==> flow/design.v <==
`default_nettype none
`timescale 1ns / 1ps
module mul #(
    WIDTH=25,   
    FBITS=20    
    )(
    input wire signed [WIDTH-1:0] a,    
    input wire signed [WIDTH-1:0] b,    
    output reg signed [WIDTH-1:0] val   
    );
    localparam IBITS = WIDTH - FBITS;     
    localparam MSB = 2*WIDTH - IBITS - 1;  
    localparam LSB = WIDTH - IBITS;        
    localparam HALF = {1'b1, {FBITS-1{1'b0}}}; 
    reg sig_diff;   
    reg signed [WIDTH-1:0] a1, b1;   
    reg signed [WIDTH-1:0] prod_t;   
    reg signed [2*WIDTH-1:0] prod;   
    reg [FBITS-1:0] rbits;           
    reg round;   
    reg even;    
    reg signed [WIDTH-1:0] u_result;    
    always @(*) begin
        sig_diff = a[WIDTH-1] ^ b[WIDTH-1];
        a1 = a[WIDTH-1] ? -a : a;    
        b1 = b[WIDTH-1] ? -b : b;    
        prod = a1 * b1;  
        prod_t = prod[MSB:LSB];  
        rbits  = prod[FBITS-1:0];  
        round  = prod[FBITS-1];    
        even  = ~prod[FBITS];      
         u_result = (round && !(even && rbits == HALF)) ? prod_t + 25'b1 : prod_t;  
         val = sig_diff ? -u_result : u_result;
        end
endmodule
`timescale 1ns / 1ps
 module random(
  output wire [31:0] out,
  input wire clk,  
  input wire reset,
  input wire request        
  ); 
  parameter [31:0] mod = 32'b1000_0000_0000_0000_0000_0000_0000_0000;  
  parameter [31:0] a = 32'd22695477;    
  parameter [31:0] c = 32'b1;            
  reg [31:0] temp;              
  reg [63:0] temp1;             
  reg [31:0] temp2;             
  reg [31:0] temp_out;          
  reg [1:0] state;              
always @(posedge clk) begin
        if(state == 2'b00)
            temp1 <= temp * a + c;   
        else if(state == 2'b01)
            temp2 <= temp1 % mod;    
end
always @(posedge clk or posedge reset) begin
        if (reset) begin
            temp <= 32'd13;
            state <= 2'b00;
            temp_out <= 32'd0;
        end
        else begin
            if(state == 2'b00) begin 
                state <= 2'b01;
            end
            else if(state == 2'b01) begin
                state <= 2'b10;
            end
            else begin
                temp <= temp2;         
                if(request) 
                    state <= 2'b00;    
            end
            if (request)
                temp_out <= temp2;
        end
end
assign out = temp_out;
 endmodule
`default_nettype none
`timescale 1ns / 1ps
module barnsley #(
    FP_WIDTH=25,    
    FP_INT=5       
    ) (
    input  wire clk,                                     
    input wire reset,                                    
    output wire [19:0] iter_max,                          
    input wire iter_change,                              
    output reg done,                                     
    output wire complete,                                
    output reg signed [FP_WIDTH-1:0] xn,                 
    output reg signed [FP_WIDTH-1:0] yn
    );
    reg signed [FP_WIDTH-1:0] mul_a_1, mul_b_1, mul_a_2, mul_b_2;
    wire signed [FP_WIDTH-1:0] mul_val_1, mul_val_2;
    mul #(.WIDTH(FP_WIDTH), .FBITS(FP_WIDTH - FP_INT)) mul_inst_0 (
        /*verilator lint_on PINCONNECTEMPTY*/
        .a(mul_a_1),
        .b(mul_b_1),
        .val(mul_val_1)
    );
    mul #(.WIDTH(FP_WIDTH), .FBITS(FP_WIDTH - FP_INT)) mul_inst_1 (
        /*verilator lint_on PINCONNECTEMPTY*/
        .a(mul_a_2),
        .b(mul_b_2),
        .val(mul_val_2)
    );
    wire [31:0] random_out;
    random random_inst(.out(random_out), .clk(clk), .reset(reset), .request(done) );
    reg [19:0] n;
    reg signed [FP_WIDTH-1:0] x;
    reg signed [FP_WIDTH-1:0] y;
    reg [3:0] state;  
    reg [19:0] iter_value;
    reg iter_reg;
    wire iter_button;
    always @(posedge clk) 
    begin
        iter_reg <= iter_change;
    end
    assign iter_button = iter_change & ~iter_reg;
    localparam signed [FP_WIDTH-1:0] FP_0_16 = 25'b0000000101000111101011100;  
    localparam signed [FP_WIDTH-1:0] FP_0_15 = 25'b0000000100110011001100110;  
    localparam signed [FP_WIDTH-1:0] NFP_0_15 = 25'b1111111011001100110011010;  
    localparam signed [FP_WIDTH-1:0] FP_0_85 = 25'b0000011011001100110011001;  
    localparam signed [FP_WIDTH-1:0] FP_0_04 = 25'b0000000001010001111010111;   
    localparam signed [FP_WIDTH-1:0] NFP_0_04 = 25'b1111110011001100110011010;  
    localparam signed [FP_WIDTH-1:0] FP_0_2  = 25'b0000000110011001100110011;   
    localparam signed [FP_WIDTH-1:0] FP_0_23 = 25'b0000000111010111000010100;  
    localparam signed [FP_WIDTH-1:0] FP_0_22 = 25'b0000000111000010100011110;  
    localparam signed [FP_WIDTH-1:0] FP_0_24 = 25'b0000000111101011100001010;  
    localparam signed [FP_WIDTH-1:0] FP_0_26 = 25'b0000001000010100011110101;  
    localparam signed [FP_WIDTH-1:0] NFP_0_26 = 25'b1111110111101011100001011; 
    localparam signed [FP_WIDTH-1:0] FP_0_28 = 25'b0000001000111101011100001;  
    localparam signed [FP_WIDTH-1:0] FP_1_5  = 25'b0000110000000000000000000;  
    assign complete = (n >= iter_value);
    always @(posedge clk or posedge reset) 
    begin
        if (reset) 
            begin
                x <= 0;  y <= 0;
                xn <= 0; yn <= 0;
                n <= 0;  done <= 0;
                state <= 0;
                iter_value <= 1000;
            end
        else if (iter_button) 
            begin
                done <= 0;
                if (iter_value < 10000)
                    iter_value <= iter_value + 3000; 
            end
        else if (complete)
            done <= 0;
        else
            begin
                case (state)
                    4'b0000: 
                    begin
                        done <= 0;
                        state <= 4'b0001;
                    end
                    4'b0001: 
                    begin
                        done <= 0;
                        if (random_out < 32'd21474836)
                                xn <= 0;
                        else if (random_out < 32'd1846835936)
                            begin 
                                mul_a_1 <= x;
                                mul_b_1 <= FP_0_85;  
                                mul_a_2 <= y;
                                mul_b_2 <= FP_0_04;  
                            end
                        else if (random_out < 32'd1997159792)
                            begin 
                                mul_a_1 <= x;
                                mul_b_1 <= FP_0_2;  
                                mul_a_2 <= y;
                                mul_b_2 <= (FP_0_26);  
                            end
                        else 
                            begin
                                mul_a_1 <= x;
                                mul_b_1 <= (FP_0_15);  
                                mul_a_2 <= y;
                                mul_b_2 <= FP_0_28;  
                            end
                        state <= 4'b0010;
                    end
                    4'b0010: 
                    begin
                        done <= 0;
                        if (random_out < 32'd21474836)
                                xn <= 0;
                        else if (random_out < 32'd1846835936)
                            begin
                                xn <= mul_val_1 + mul_val_2; 
                            end
                        else if (random_out < 32'd1997159792)
                            begin 
                                xn <= mul_val_1 - mul_val_2; 
                            end
                        else 
                            begin
                                xn <= -mul_val_1 + mul_val_2;
                            end
                        state <= 4'b0011;
                    end
                    4'b0011: 
                    begin
                        done <= 0;
                        if (random_out < 32'd21474836)
                            begin
                                mul_a_1 <= FP_0_16;  
                                mul_b_1 <= y; 
                            end
                        else if (random_out < 32'd1846835936)
                            begin 
                                mul_a_1 <= x;
                                mul_b_1 <= (FP_0_04);  
                                mul_a_2 <= y;
                                mul_b_2 <= FP_0_85;  
                            end
                        else if (random_out < 32'd1997159792)
                            begin 
                                mul_a_1 <= x;
                                mul_b_1 <= FP_0_23;  
                                mul_a_2 <= y;
                                mul_b_2 <= FP_0_22;  
                            end
                        else 
                            begin
                                mul_a_1 <= x;
                                mul_b_1 <= FP_0_26;  
                                mul_a_2 <= y;
                                mul_b_2 <= FP_0_24;  
                            end
                        state <= 4'b0100;
                    end 
                    4'b0100: 
                    begin
                        done <= 0;
                        if (random_out < 32'd21474836)
                            begin
                                yn <= mul_val_1;
                            end
                        else if (random_out < 32'd1846835936) 
                            begin 
                                yn <= -mul_val_1 + mul_val_2 + FP_1_5;
                            end
                        else if (random_out < 32'd1997159792)
                            begin 
                                yn <= mul_val_1 + mul_val_2 + FP_1_5;
                            end
                        else 
                            begin
                                yn <= mul_val_1 + mul_val_2;
                            end
                        state <= 4'b0101;
                    end                     
                    4'b0101:
                    begin
                        x <= xn;
                        y <= yn;
                        n <= n + 1;
                        done <= 1;
                        state <= 4'b0000;
                    end
                endcase
            end
    end
    assign iter_max = iter_value;
endmodule
======== Step by step through the tools: barnsley ========
Tool output for the design above, in the order of the flow.
Lines are those of the file above, counted from 1.
Cell names lack the library's common part.
Not given: -
set-up
  top ..................................... barnsley
  clock input ............................. clk
  library ................................. sky130hd
  corner .................................. tt_025C_1v80

======== Word-level counts ========
Source: Yosys, flattened and elaborated, memories not mapped. Widths are those after wreduce. Registers that Yosys merges into a memory's read port (data or address) are not register bits. Print and check cells do not count.
bit counts
  register bits ........................... 372
  cells after elaboration ................. 133
cells by class
  $add $sub $neg .......................... 17
  $mul .................................... 3
  order comparisons ....................... 5
  equality and inequality tests ........... 12
  muxes and demuxes ....................... 42
  bitwise operators ....................... 11
  reductions and logical operators ........ 25
operators by type and width
  kind                                                             count
  25-bit by 25-bit multiplier with 45-bit output                   2
  31-bit by 25-bit multiplier with 31-bit output with constant B   1
  25-bit 2-to-1 mux                                                23
  25-bit case mux with 2-bit select                                4
  25-bit negator                                                   7
  31-bit < comparator with constant B                              2
  19-bit 2-to-1 mux                                                3
  25-bit by 1-bit adder with 25-bit output with constant B         2
  25-bit by 22-bit adder with 25-bit output with constant B        2
  25-bit adder                                                     2
  20-bit equality test with constant B                             2
  20-bit 2-to-1 mux                                                2
  31-bit by 1-bit adder with 31-bit output with constant B         1
  31-bit by 25-bit < comparator with 1-bit output with constant B  1
  15-bit 2-to-1 mux                                                2
  25-bit subtractor                                                1
  4-bit case mux with 6-bit select                                 1
  20-bit by 1-bit adder with 20-bit output with constant B         1
  20-bit by 12-bit adder with 20-bit output with constant B        1
  20-bit by 14-bit < comparator with 1-bit output with constant B  1
  20-bit greater-or-equal comparator                               1
  17-bit 2-to-1 mux                                                1
  5-bit AND reduction                                              2
  3-bit AND reduction                                              3
  1-bit inverter                                                   8
  2-bit != test with constant B                                    4
  4-bit by 2-bit equality test with 1-bit output with constant B   2
  4-bit by 3-bit equality test with 1-bit output with constant B   2
Other operator kinds: 20; their cells: 31.

======== Logic depth ========
Depth = most cells in a row (Yosys ltp): at word level without a register or memory, in the mapped netlist without a sequential cell, where the memories' decode and read muxes count.
logic depth
  depth after elaboration ................. 16
  ABC_AREA ................................ 0
  mapped depth ............................ 60

======== Synthesis result ========
Yosys stat after the flow's synthesis: flattened, memories mapped to cells. It holds for the ABC_AREA given above (unset counts as 0); a run with the other value may have another netlist.
synthesis totals
  cells in the netlist .................... 7469
  chip area (Yosys) ....................... 69406.6 um2
  area of sequential cells ................ 9748.1 um2
  flip-flops .............................. 359
  buffer cells ............................ 282
cell types
  type      count  area in all (um2)
  fa_1      1264   2.53E+04
  ha_1      564    7.06E+03
  inv_1     1675   6287.28
  dfrtp_1   196    4.9E+03
  edfxtp_1  151    4.53E+03
  xnor2_1   290    2.54E+03
  nand2_1   648    2.43E+03
  nor2_1    519    1.95E+03
  and2_1    265    1657.84
  mux2_2    103    1.16E+03
  xor2_1    116    1.02E+03
  o21ai_0   198    990.95
  a21oi_1   193    965.926
  clkbuf_1  251    942.154
  a21o_1    68     510.49
  nor3_1    71     355.341
  nand2b_1  56     350.336
  nor2b_1   51     319.056
Other cell types: 90; their cells: 790.
By module: a second synthesis without flattening, with its own total; a netlist apart from the flattened one above.
second synthesis, totals
  cells (unflattened synthesis) ........... 8403
  area total of the unflattened synthesis .. 75855.3 um2
Each row is one instance without its submodules.
by module
  module    instances  cells  area (um2)  sequential area (um2)
  mul       2          2875   24573.6     0.0
  barnsley  1          1598   14531.4     6304.8
  random    1          1055   12176.7     3493.4

======== Worst setup path after synthesis ========
OpenSTA on the mapped netlist: ideal clock, no wires. The path of least setup slack (recovery checks aside). Input and output delay are each 20% of the period. Register names are those of the netlist, which keeps one name where synthesis merged equal registers.
timing post-synthesis
  path type ............................... reg-to-reg
  start ................................... reg mul_b_1[2]
  end ..................................... reg yn[24]
  clock period ............................ 15.0 ns
  setup time .............................. 0.140 ns
  data arrival time ....................... 13.507 ns
  setup slack ............................. 1.353 ns
  delay of the path ....................... 13.647 ns
  driving pins on the path ................ 54
  synthesis period reached ................ 13.647 ns
"delay of the path" is the arrival time less input delay plus setup time.
"driving pins on the path" counts driving pins, that of a launching flip-flop among them; a cell with two outputs on the path counts twice.
"synthesis period reached" = period - worst setup slack (recovery checks aside). The figure is calculated, with input and output delays left at 20% of the set period.
The rows between start and end are the longest chain of elaborated cells between them; the timing report does not say that the signal goes this way. Where chains are equally long, one stands for them.
A line is the first line of the expression or statement that the cell stems from. Yosys adds cells for indexed reads and writes and turns some case tables into memories.
At most two assigning lines are given for a register; there are more.
between the ends, post-synthesis
  path through ............................ edfxtp_1 or3_1 nand2b_1 or4_1 o41ai_1 nand2b_1 o21ai_0 xor2_1 clkbuf_1 nor2_1 fa_1 inv_1 fa_1 inv_1 fa_1 inv_1 fa_1 inv_1 [... 18 more ...] o21ai_0 a21oi_1 mux2i_1 xor2_1 ha_1 clkbuf_1 inv_1 nand3_1 o211ai_1 a31oi_1 a2111oi_0 nor2_1 o311ai_0 nor3b_1 xnor2_1 xnor3_1 nand3_1 o311ai_1
  length of the longest elaborated chain .. 15
RTL lines, path post-synthesis
  element                                         line  text
  from (decl)                                     96    reg signed [FP_WIDTH-1:0] mul_a_1, mul_b_1, mul_a_2, mul_b_2;
  from (assign)                                   187   mul_b_1 <= (FP_0_15);
  from (assign)                                   218   mul_b_1 <= y;
  25-bit negator                                  26    b1 = b[WIDTH-1] ? -b : b;
  25-bit 2-to-1 mux                               26
  25-bit by 25-bit multiplier with 45-bit output  27    prod = a1 * b1;
  1-bit inverter                                  31    even  = ~prod[FBITS];
  1-bit logical AND                               32    u_result = (round && !(even && rbits == HALF)) ? prod_t + 25'b1 : prod_t;
  1-bit zero test                                 32
  1-bit logical AND                               32
  25-bit 2-to-1 mux                               32
  25-bit negator                                  33    val = sig_diff ? -u_result : u_result;
  25-bit 2-to-1 mux                               33
  25-bit negator                                  252   yn <= -mul_val_1 + mul_val_2 + FP_1_5;
  25-bit adder                                    252
  25-bit by 22-bit adder with 25-bit output       252
  25-bit 2-to-1 mux                               250   else if (random_out < 32'd1846835936)
  25-bit 2-to-1 mux                               246   if (random_out < 32'd21474836)
  to (assign)                                     248   yn <= mul_val_1;
  to (assign)                                     252
  to (decl)                                       94    output reg signed [FP_WIDTH-1:0] yn

======== Timing after layout ========
From the final timing report of run A: the path of least setup slack in the routed layout; clock arrival at registers is part of the times.
timing post-layout
  path type ............................... reg-to-reg
  start ................................... reg mul_a_1[2]
  end ..................................... reg yn[24]
  clock period ............................ 22.6 ns
  setup time .............................. 0.15 ns
  data arrival time ....................... 17.07 ns
  setup slack ............................. 5.96 ns
  driving pins on the path ................ 45
The rows between start and end are the longest chain of elaborated cells between them; the timing report does not say that the signal goes this way. Where chains are equally long, one stands for them.
At most two assigning lines are given for a register; there are more.
between the ends, post-layout
  path through ............................ edfxtp_1 nor4_1 nand3_1 or4_1 or3_1 nor4b_2 buf_4 nand2_1 inv_1 fa_1 fa_1 inv_1 fa_1 fa_1 inv_1 fa_1 fa_1 inv_1 [... 9 more ...] nor4_1 nand2_1 a311oi_1 a21oi_1 xnor2_1 ha_1 nor2_1 a21oi_1 a31oi_1 a2111oi_0 buf_4 nor2_1 o311ai_0 nor3b_1 xnor2_1 xnor3_1 nand3_1 o311ai_1
  length of the longest elaborated chain .. 15
RTL lines, path post-layout
  element                                         line  text
  from (decl)                                     96    reg signed [FP_WIDTH-1:0] mul_a_1, mul_b_1, mul_a_2, mul_b_2;
  from (assign)                                   172   mul_a_1 <= x;
  from (assign)                                   179   mul_a_1 <= x;
  25-bit negator                                  25    a1 = a[WIDTH-1] ? -a : a;
  25-bit 2-to-1 mux                               25
  25-bit by 25-bit multiplier with 45-bit output  27    prod = a1 * b1;
  1-bit inverter                                  31    even  = ~prod[FBITS];
  1-bit logical AND                               32    u_result = (round && !(even && rbits == HALF)) ? prod_t + 25'b1 : prod_t;
  1-bit zero test                                 32
  1-bit logical AND                               32
  25-bit 2-to-1 mux                               32
  25-bit negator                                  33    val = sig_diff ? -u_result : u_result;
  25-bit 2-to-1 mux                               33
  25-bit negator                                  252   yn <= -mul_val_1 + mul_val_2 + FP_1_5;
  25-bit adder                                    252
  25-bit by 22-bit adder with 25-bit output       252
  25-bit 2-to-1 mux                               250   else if (random_out < 32'd1846835936)
  25-bit 2-to-1 mux                               246   if (random_out < 32'd21474836)
  to (assign)                                     248   yn <= mul_val_1;
  to (assign)                                     252
  to (decl)                                       94    output reg signed [FP_WIDTH-1:0] yn

Data sheet: physical implementation of barnsley

Flow measurements of barnsley on sky130hd: 2 stored runs with different settings, listed in no order. Input and output delays are each 20% of the period that was set; the output load is 0.01 pF.
"clock period reached": clock period set for the run, less the worst setup slack. It is reckoned from that one timing run; input and output delays stay at 20% of the period that was set.
"critical path time" means the part of the period allowed to the worst setup path (the constraints hold back 20% at inputs and 20% at outputs) less its slack; where the path has registers, the arrival times of their clocks count too.

======== run A ========
==> flow/run.sh <==
#!/bin/bash
# the make line also repeats the synthesis and layout settings of config.mk as NAME=value (left out here)
make -C /OpenROAD-flow-scripts/flow DESIGN_CONFIG=/design/flow/config.mk WORK_HOME=/design/flow/orfs CLKGATE_MAP_FILE= finish
==> flow/config.mk <==
export PLATFORM = sky130hd
export DESIGN_NAME = barnsley
export DESIGN_NICKNAME = barnsley
export VERILOG_FILES = /design/flow/design.v
export SDC_FILE = /design/flow/constraint.sdc
export NUM_CORES = 4
export LEC_CHECK = 0
export CAP_MARGIN = 5
export CELL_PAD_IN_SITES_GLOBAL_PLACEMENT = 1
export CORE_ASPECT_RATIO = 0.67
export CORE_MARGIN = 4
export CORE_UTILIZATION = 42
export GPL_ROUTABILITY_DRIVEN = 1
export MAX_ROUTING_LAYER = met5
export PLACE_DENSITY = 0.49
export SLEW_MARGIN = 20
==> flow/constraint.sdc <==
create_clock -name core_clock -period 22.6 [get_ports {clk}]
set_input_delay 4.5200 -clock core_clock [delete_from_list [all_inputs] [get_ports {clk}]]
set_output_delay 4.5200 -clock core_clock [all_outputs]
set_load 0.01 [all_outputs]

-------- measured, run A --------
  post-route utilization .................. 0.457
  synthesized cell area ................... 69406.6 um2
  standard-cell area after routing ........ 74659.1 um2
  sum of negative setup slack ............. 0.000 ns
  critical path time ...................... 16.64 ns
  worst setup path kind ................... reg-to-reg
  clock period reached .................... 16.644 ns
  die area ................................ 171952.0 um2
  setup slack of the critical path ........ 5.956 ns

======== run B ========
==> flow/run.sh <==
#!/bin/bash
# the make line also repeats the synthesis and layout settings of config.mk as NAME=value (left out here)
make -C /OpenROAD-flow-scripts/flow DESIGN_CONFIG=/design/flow/config.mk WORK_HOME=/design/flow/orfs CLKGATE_MAP_FILE= finish
==> flow/config.mk <==
export PLATFORM = sky130hd
export DESIGN_NAME = barnsley
export DESIGN_NICKNAME = barnsley
export VERILOG_FILES = /design/flow/design.v
export SDC_FILE = /design/flow/constraint.sdc
export NUM_CORES = 4
export LEC_CHECK = 0
export CAP_MARGIN = 0
export CELL_PAD_IN_SITES_DETAIL_PLACEMENT = 1
export CORE_ASPECT_RATIO = 0.88
export CORE_MARGIN = 9
export CORE_UTILIZATION = 70
export CTS_CLUSTER_DIAMETER = 235
export CTS_CLUSTER_SIZE = 77
export GPL_ROUTABILITY_DRIVEN = 0
export MAX_ROUTING_LAYER = met4
export MIN_ROUTING_LAYER = met2
export SLEW_MARGIN = 0
export TNS_END_PERCENT = 5
==> flow/constraint.sdc <==
create_clock -name core_clock -period 11.9 [get_ports {clk}]
set_input_delay 2.3800 -clock core_clock [delete_from_list [all_inputs] [get_ports {clk}]]
set_output_delay 2.3800 -clock core_clock [all_outputs]
set_load 0.01 [all_outputs]

-------- run B --------
  no results, placement failed with DPL-0033
